==> flow/design.v <==
module arctan #
	(
		parameter integer C_S00_AXIS_TDATA_WIDTH	= 32,
		parameter integer C_M00_AXIS_TDATA_WIDTH	= 32,
    parameter integer ITERATIONS = 16
	)
	(
		input wire  s00_axis_aclk, s00_axis_aresetn,
		input wire  s00_axis_tlast, s00_axis_tvalid,
		input wire [C_S00_AXIS_TDATA_WIDTH-1 : 0] s00_axis_tdata,
		input wire [(C_S00_AXIS_TDATA_WIDTH/8)-1: 0] s00_axis_tstrb,
		output logic  s00_axis_tready,
		input wire  m00_axis_aclk, m00_axis_aresetn,
		input wire  m00_axis_tready,
		output logic  m00_axis_tvalid, m00_axis_tlast,
		output logic [C_M00_AXIS_TDATA_WIDTH-1 : 0] m00_axis_tdata,
		output logic [(C_M00_AXIS_TDATA_WIDTH/8)-1: 0] m00_axis_tstrb
	);
  parameter int PI_15 = 102943;
  logic m00_axis_tvalid_reg, m00_axis_tlast_reg;
  logic [C_M00_AXIS_TDATA_WIDTH-1 : 0] m00_axis_tdata_reg;
  logic [(C_M00_AXIS_TDATA_WIDTH/8)-1: 0] m00_axis_tstrb_reg;
  logic signed [(C_S00_AXIS_TDATA_WIDTH/2)-1:0] x_pipe [ITERATIONS-1:0];
  logic signed [(C_S00_AXIS_TDATA_WIDTH/2)-1:0] y_pipe [ITERATIONS-1:0];
  logic signed [(C_S00_AXIS_TDATA_WIDTH)-1:0] phase [ITERATIONS-1:0];
  logic [ITERATIONS-1:0] valid_pipe, tlast_pipe;
  logic [(C_S00_AXIS_TDATA_WIDTH/8)-1:0] strobe_pipe [ITERATIONS-1:0];
  assign s00_axis_tready = m00_axis_tready || ~valid_pipe[ITERATIONS-1];
  assign m00_axis_tvalid = valid_pipe[ITERATIONS-1];
  assign m00_axis_tlast = tlast_pipe[ITERATIONS-1];
  assign m00_axis_tstrb = strobe_pipe[ITERATIONS-1];
  logic signed [(C_S00_AXIS_TDATA_WIDTH/2)-1:0] atan_lut [ITERATIONS-1:0];
  always_comb begin
        atan_lut[0] = 16'h6487;   
        atan_lut[1] = 16'h3B58;   
        atan_lut[2] = 16'h1F5B;   
        atan_lut[3] = 16'h0FEA;   
        atan_lut[4] = 16'h07FD;   
        atan_lut[5] = 16'h03FF;   
        atan_lut[6] = 16'h01FF;   
        atan_lut[7] = 16'h00FF;   
        atan_lut[8] = 16'h007F;   
        atan_lut[9] = 16'h003F;   
        atan_lut[10] = 16'h001F;   
        atan_lut[11] = 16'h000F;   
        atan_lut[12] = 16'h0007;   
        atan_lut[13] = 16'h0003;   
        atan_lut[14] = 16'h0001;   
        atan_lut[15] = 16'h0000;   
  end
  wire signed [(C_S00_AXIS_TDATA_WIDTH/2)-1:0] x_in = s00_axis_tdata[(C_S00_AXIS_TDATA_WIDTH/2)-1: 0];
  wire signed [(C_S00_AXIS_TDATA_WIDTH/2)-1:0] y_in = s00_axis_tdata[C_S00_AXIS_TDATA_WIDTH-1:(C_S00_AXIS_TDATA_WIDTH/2)];
  assign m00_axis_tdata = phase[ITERATIONS-1];
  always_ff @(posedge s00_axis_aclk)begin
    if (s00_axis_aresetn==0)begin
      for (int i = 0; i < ITERATIONS; i++) begin
                x_pipe[i] <= '0;
                y_pipe[i] <= '0;
                phase[i] <= '0;
                valid_pipe[i] <= 1'b0;
                strobe_pipe[i] <= '0;
                tlast_pipe[i] <= 1'b0;
      end
    end else begin
      if (s00_axis_tready)begin
        if (s00_axis_tvalid) begin
            if ((x_in < 0 ) && (y_in< 0)) begin
              x_pipe[0] <= -x_in;
              y_pipe[0] <= -y_in;
              phase[0] <= -PI_15;
            end else if ((x_in < 0 ) && (y_in >= 0)) begin
              x_pipe[0] <= -x_in;
              y_pipe[0] <= -y_in;
              phase[0] <= PI_15;
            end else begin
              x_pipe[0] <= x_in;
              y_pipe[0] <= y_in;
              phase[0] <= '0;
            end
            valid_pipe[0] <= 1'b1;
            tlast_pipe[0] <= s00_axis_tlast;
            strobe_pipe[0] <= s00_axis_tstrb;
        end else begin
            valid_pipe[0] <= 1'b0;
            tlast_pipe[0] <= 1'b0;
            strobe_pipe[0] <= '0;
        end
        for (int i = 1; i < ITERATIONS; i++) begin
            if (valid_pipe[i-1]) begin
              if (y_pipe[i-1] >= 0) begin
                x_pipe[i] <= x_pipe[i-1] + (y_pipe[i-1] >>> i-1);
                y_pipe[i] <= y_pipe[i-1] - (x_pipe[i-1] >>> i-1);
                phase[i] <= phase[i-1] + atan_lut[i-1];
              end else begin
                x_pipe[i] <= x_pipe[i-1] - (y_pipe[i-1] >>> i-1);
                y_pipe[i] <= y_pipe[i-1] + (x_pipe[i-1] >>> i-1);
                phase[i] <= phase[i-1] - atan_lut[i-1];
              end
              valid_pipe[i] <= valid_pipe[i-1];
              strobe_pipe[i] <= strobe_pipe[i-1];
              tlast_pipe[i] <= tlast_pipe[i-1];
            end else begin
              valid_pipe[i] <= 0;
              strobe_pipe[i] <= 0;
              tlast_pipe[i] <= 0;
            end
        end
      end
    end
  end
endmodule
Subject: tool reports on arctan

Hi,

* Step by step through the tools: arctan *
Each step is given for the RTL above and for the edited RTL.
"before" refers to lines of the RTL above, "after" to lines of the edited file.
"change": "after" minus "before" as printed here.
Operators: Yosys type, input widths -> output width; for muxes data width and select width s.
Library cell names are shortened.
The mark n/a stands for no value.

inputs
  design top = arctan
  clock port = s00_axis_aclk
  library = sky130hd
  library corner = tt_025C_1v80

* Edit of the RTL *
The edit as a unified diff against the file above.
A script made this edit. It changes what the design does and was not meant as an optimisation.

begin of diff
@@ -28,5 +28,7 @@
   assign s00_axis_tready = m00_axis_tready || ~valid_pipe[ITERATIONS-1];
   assign m00_axis_tvalid = valid_pipe[ITERATIONS-1];
-  assign m00_axis_tlast = tlast_pipe[ITERATIONS-1];
+  logic m00_axis_tlast_ff;
+  always_ff @(posedge s00_axis_aclk) m00_axis_tlast_ff <= tlast_pipe[ITERATIONS-1];
+  assign m00_axis_tlast = m00_axis_tlast_ff;
   assign m00_axis_tstrb = strobe_pipe[ITERATIONS-1];
   logic signed [(C_S00_AXIS_TDATA_WIDTH/2)-1:0] atan_lut [ITERATIONS-1:0];
end of diff

* Elaborated design *
Counts by Yosys on the flattened word-level netlist (proc, flatten, opt, wreduce). Print and check cells are left out. Cells with the same type and inputs are merged into one.

bit counts
  what                         before  after  change
  output and inout bits        39      39     0
  elaborated cells             312     313    +1
  flip-flop bits (word level)  1072    1073   +1
  bits of input ports          43      43     0

operators by class
  what                              before  after  change
  $lt $le $gt $ge                   18      18     0
  $add $sub $neg                    85      85     0
  bitwise gates (word level)        1       1      0
  muxes and demuxes                 96      96     0
  reductions and logical operators  19      19     0

Operator kinds equal on both sides are left out: 70.

* Depth *
Longest topological path by Yosys (ltp), each cell counted once; first at word level (registers and memories cut), then after technology mapping (sequential cells cut; the memories' decode and read muxes count).

logic depth
  what                          before  after  change
  depth after elaboration       4       4      0
  ABC_AREA                      0       0      n/a
  depth in mapped cells         22      22     0
  mapped depth without buffers  17      17     0

* After synthesis *
The flow's flattened synthesis, as Yosys stat reports it; memories are mapped. The netlist is that of the ABC_AREA named above (0 if unset); the other value can give another one.

synthesis totals
  what                                before   after    change
  flip-flops                          1001     1002     +1
  cell count                          10398    10305    -93
  mapped area (um^2)                  76343.2  76175.6  -167.6
  sequential part of the area (um^2)  20039.2  20059.2  +20.0
  buffers                             686      668      -18

cells by type
  type      before  after  change
  o21ai_1   164     10     -154
  o21ai_0   368     452    +84
  nor2_1    796     744    -52
  a21o_1    170     209    +39
  clkbuf_1  585     559    -26
  or3_1     119     140    +21
  a31oi_1   90      110    +20
  buf_2     6       26     +20
  o21a_1    47      64     +17
  buf_1     91      75     -16
  a21boi_0  13      29     +16
  nand2b_1  80      95     +15
  a21boi_1  16      1      -15
  o21bai_1  75      62     -13
  nor3_1    249     237    -12
  nand3_1   379     370    -9
  o211ai_1  62      55     -7
  xnor2_1   650     644    -6

Cell types equal on both sides are left out: 11.
Not every row of either side is listed.

* Worst setup path after synthesis *
OpenSTA on the mapped netlist: ideal clock, no wires. The path of least setup slack (recovery checks aside). Input and output delay are each 20% of the period. Register names are those of the netlist, which keeps one name where synthesis merged equal registers.

timing post-synthesis
  what                           before                   after                   change
  path kind                      register -> register     register -> register    n/a
  start point                    register y_pipe[11][15]  register y_pipe[5][15]  n/a
  end point                      register x_pipe[12][14]  register phase[6][28]   n/a
  clock period (ns)              5.0                      5.0                     0.0
  time at the first pin (ns)     0.000                    0.000                   0.000
  arrival time (ns)              4.710                    4.649                   -0.061
  path delay (ns)                4.837                    4.774                   -0.063
  required time (ns)             4.873                    4.875                   +0.002
  stages on the path             21                       21                      0
  setup slack (ns)               0.163                    0.226                   +0.063
  path buffers                   7                        7                       0
  synthesis period reached (ns)  4.837                    4.774                   -0.063

"path delay" = arrival - input delay + setup time.
"stages on the path": output pins that drive a net of the path, with the launching flip-flop's if there is one; two outputs of one cell count as two.
"synthesis period reached" is the clock period less the worst setup slack; recovery checks do not enter. This is arithmetic on one report: input and output delays are still those of the set period (20% each).
The rows between start and end are the longest chain of elaborated cells between them; the timing report does not say that the signal goes this way. Where chains are equally long, one stands for them.
A line is the first line of the expression or statement that the cell stems from. Yosys adds cells for indexed reads and writes and turns some case tables into memories.
A register here has more assigning lines than the two given.

on the way, post-synthesis, before
  path through = dfxtp_1 > clkbuf_1 > clkbuf_1 > clkbuf_1 > buf_1 > clkbuf_1 > clkbuf_1 > buf_1 > o21ai_0 > fa_1 > a21o_1 > a21oi_1 > o21bai_1 > a21oi_1 > o21bai_1 > a41o_1 > o41a_1 > nand3_1 > nand2_1 > nand4b_1 > o211ai_1
  length of the longest elaborated chain = 2
  elaborated cells on any way between the ends = 4
  those cells by class = add/sub (2); compare (1); mux (1)

RTL lines, path post-synthesis, before
  what           RTL line  source
  from (decl)    24        logic signed [(C_S00_AXIS_TDATA_WIDTH/2)-1:0] y_pipe [ITERATIONS-1:0];
  from (assign)  92        y_pipe[i] <= y_pipe[i-1] - (x_pipe[i-1] >>> i-1);
  from (assign)  96        y_pipe[i] <= y_pipe[i-1] + (x_pipe[i-1] >>> i-1);
  $sub 16x5->16  95        x_pipe[i] <= x_pipe[i-1] - (y_pipe[i-1] >>> i-1);
  $mux 16        90        if (y_pipe[i-1] >= 0) begin
  to (assign)    91        x_pipe[i] <= x_pipe[i-1] + (y_pipe[i-1] >>> i-1);
  to (assign)    95
  to (decl)      23        logic signed [(C_S00_AXIS_TDATA_WIDTH/2)-1:0] x_pipe [ITERATIONS-1:0];

on the way, post-synthesis, after
  path through = dfxtp_1 > buf_2 > clkbuf_1 > clkbuf_1 > buf_1 > buf_1 > clkbuf_1 > buf_1 > xnor2_1 > ha_1 > o21ba_1 > o221ai_1 > a21o_1 > a21oi_1 > and4_1 > nor3b_1 > and4bb_2 > a21oi_2 > a2111oi_0 > a311o_1 > nand4_1
  length of the longest elaborated chain = 2
  elaborated cells on any way between the ends = 2
  those cells by class = compare (1); mux (1)

RTL lines, path post-synthesis, after
  what           RTL line  source
  from (decl)    24        logic signed [(C_S00_AXIS_TDATA_WIDTH/2)-1:0] y_pipe [ITERATIONS-1:0];
  from (assign)  94        y_pipe[i] <= y_pipe[i-1] - (x_pipe[i-1] >>> i-1);
  from (assign)  98        y_pipe[i] <= y_pipe[i-1] + (x_pipe[i-1] >>> i-1);
  $ge 16x1->1    92        if (y_pipe[i-1] >= 0) begin
  $mux 32        92
  to (assign)    95        phase[i] <= phase[i-1] + atan_lut[i-1];
  to (assign)    99        phase[i] <= phase[i-1] - atan_lut[i-1];
  to (decl)      25        logic signed [(C_S00_AXIS_TDATA_WIDTH)-1:0] phase [ITERATIONS-1:0];

* Timing after layout *
From the final timing report of each run of pair 1: the path of least setup slack in the routed layout; clock arrival at registers is part of the times.

timing post-layout
  what                        before                  after                    change
  path kind                   register -> register    register -> register     n/a
  start point                 register y_pipe[9][15]  register x_pipe[12][12]  n/a
  end point                   register phase[10][31]  register y_pipe[13][15]  n/a
  arrival time (ns)           4.99                    4.89                     -0.10
  time at the first pin (ns)  0.75                    0.75                     0.00
  stages on the path          13                      18                       +5
  setup slack (ns)            0.63                    0.79                     +0.16
  clock period (ns)           5.0                     5.0                      0.0
  path buffers                0                       0                        0
  required time (ns)          5.62                    5.67                     +0.05

The rows between start and end are the longest chain of elaborated cells between them; the timing report does not say that the signal goes this way. Where chains are equally long, one stands for them.
A register here has more assigning lines than the two given.

on the way, post-layout, before
  path through = dfxtp_1 > ha_1 > and4_1 > a221o_1 > a221oi_1 > o211ai_1 > a41oi_1 > a21oi_1 > and4_1 > a2111oi_2 > a21oi_1 > xnor2_1 > a21oi_1
  length of the longest elaborated chain = 2
  elaborated cells on any way between the ends = 2
  those cells by class = compare (1); mux (1)

RTL lines, path post-layout, before
  what           RTL line  source
  from (decl)    24        logic signed [(C_S00_AXIS_TDATA_WIDTH/2)-1:0] y_pipe [ITERATIONS-1:0];
  from (assign)  92        y_pipe[i] <= y_pipe[i-1] - (x_pipe[i-1] >>> i-1);
  from (assign)  96        y_pipe[i] <= y_pipe[i-1] + (x_pipe[i-1] >>> i-1);
  $ge 16x1->1    90        if (y_pipe[i-1] >= 0) begin
  $mux 32        90
  to (assign)    93        phase[i] <= phase[i-1] + atan_lut[i-1];
  to (assign)    97        phase[i] <= phase[i-1] - atan_lut[i-1];
  to (decl)      25        logic signed [(C_S00_AXIS_TDATA_WIDTH)-1:0] phase [ITERATIONS-1:0];

on the way, post-layout, after
  path through = dfxtp_1 > inv_1 > ha_1 > nand2_1 > o21ai_0 > inv_1 > ha_1 > nor2b_1 > o21a_1 > o21ai_0 > a21oi_1 > a2111oi_0 > o21ai_0 > a21o_1 > o2111a_1 > o31ai_1 > mux2_2 > nor3_1
  length of the longest elaborated chain = 2
  elaborated cells on any way between the ends = 3
  those cells by class = add/sub (2); mux (1)

RTL lines, path post-layout, after
  what           RTL line  source
  from (decl)    23        logic signed [(C_S00_AXIS_TDATA_WIDTH/2)-1:0] x_pipe [ITERATIONS-1:0];
  from (assign)  93        x_pipe[i] <= x_pipe[i-1] + (y_pipe[i-1] >>> i-1);
  from (assign)  97        x_pipe[i] <= x_pipe[i-1] - (y_pipe[i-1] >>> i-1);
  $add 16x4->16  98        y_pipe[i] <= y_pipe[i-1] + (x_pipe[i-1] >>> i-1);
  $mux 16        92        if (y_pipe[i-1] >= 0) begin
  to (assign)    94        y_pipe[i] <= y_pipe[i-1] - (x_pipe[i-1] >>> i-1);
  to (assign)    98
  to (decl)      24        logic signed [(C_S00_AXIS_TDATA_WIDTH/2)-1:0] y_pipe [ITERATIONS-1:0];

* Flow runs *
Both versions went through the flow (Yosys, OpenROAD) with the same settings in each pair. Constraints: input delay and output delay 20% of the set period each, output load 0.01 pF.

settings, pair 1
  CORE_UTILIZATION = 40
  period_ns = 5.0
  CAP_MARGIN = 20
  CORE_MARGIN = 2
  SLEW_MARGIN = 20

measured results, pair 1
  what                                                      before    after     change
  area of the standard cells in the finished layout (um^2)  82839.4   82845.7   +6.3
  setup slack of the worst path (ns)                        0.629     0.785     +0.156
  cell area after synthesis (um^2)                          76343.2   76175.6   -167.6
  die footprint (um^2)                                      194371.0  193948.0  -423.0
  total design power (mW)                                   19.855    19.890    +0.035
  setup total negative slack (ns)                           0.000     0.000     0.000
  smallest hold slack (ns)                                  0.451     0.355     -0.096
  post-layout utilization (%)                               43.6      43.7      +0.1
  clock period reached (ns)                                 4.371     4.215     -0.156

settings, pair 2
  ABC_AREA = 1
  CELL_PAD_IN_SITES_GLOBAL_PLACEMENT = 2
  CORE_MARGIN = 2
  CORE_UTILIZATION = 31
  CTS_CLUSTER_DIAMETER = 32
  CTS_CLUSTER_SIZE = 30
  MAX_ROUTING_LAYER = met4
  MIN_ROUTING_LAYER = met1
  PLACE_DENSITY = 0.56
  period_ns = 5.85
  CAP_MARGIN = 20
  SLEW_MARGIN = 20

measured results, pair 2
  what                                                      before    after     change
  area of the standard cells in the finished layout (um^2)  107275.0  107174.0  -101.0
  setup slack of the worst path (ns)                        1.477     1.798     +0.321
  cell area after synthesis (um^2)                          91262.5   91731.7   +469.2
  die footprint (um^2)                                      298750.0  300277.0  +1527.0
  total design power (mW)                                   27.778    27.087    -0.691
  setup total negative slack (ns)                           0.000     0.000     0.000
  smallest hold slack (ns)                                  0.444     0.354     -0.090
  post-layout utilization (%)                               36.6      36.4      -0.2
  clock period reached (ns)                                 4.373     4.052     -0.321

"clock period reached": clock period set for the run, less the worst setup slack. It is reckoned from that one timing run; input and output delays stay at 20% of the period that was set.
"total design power" is the tool's figure for a default switching activity; nothing was simulated.

Regards
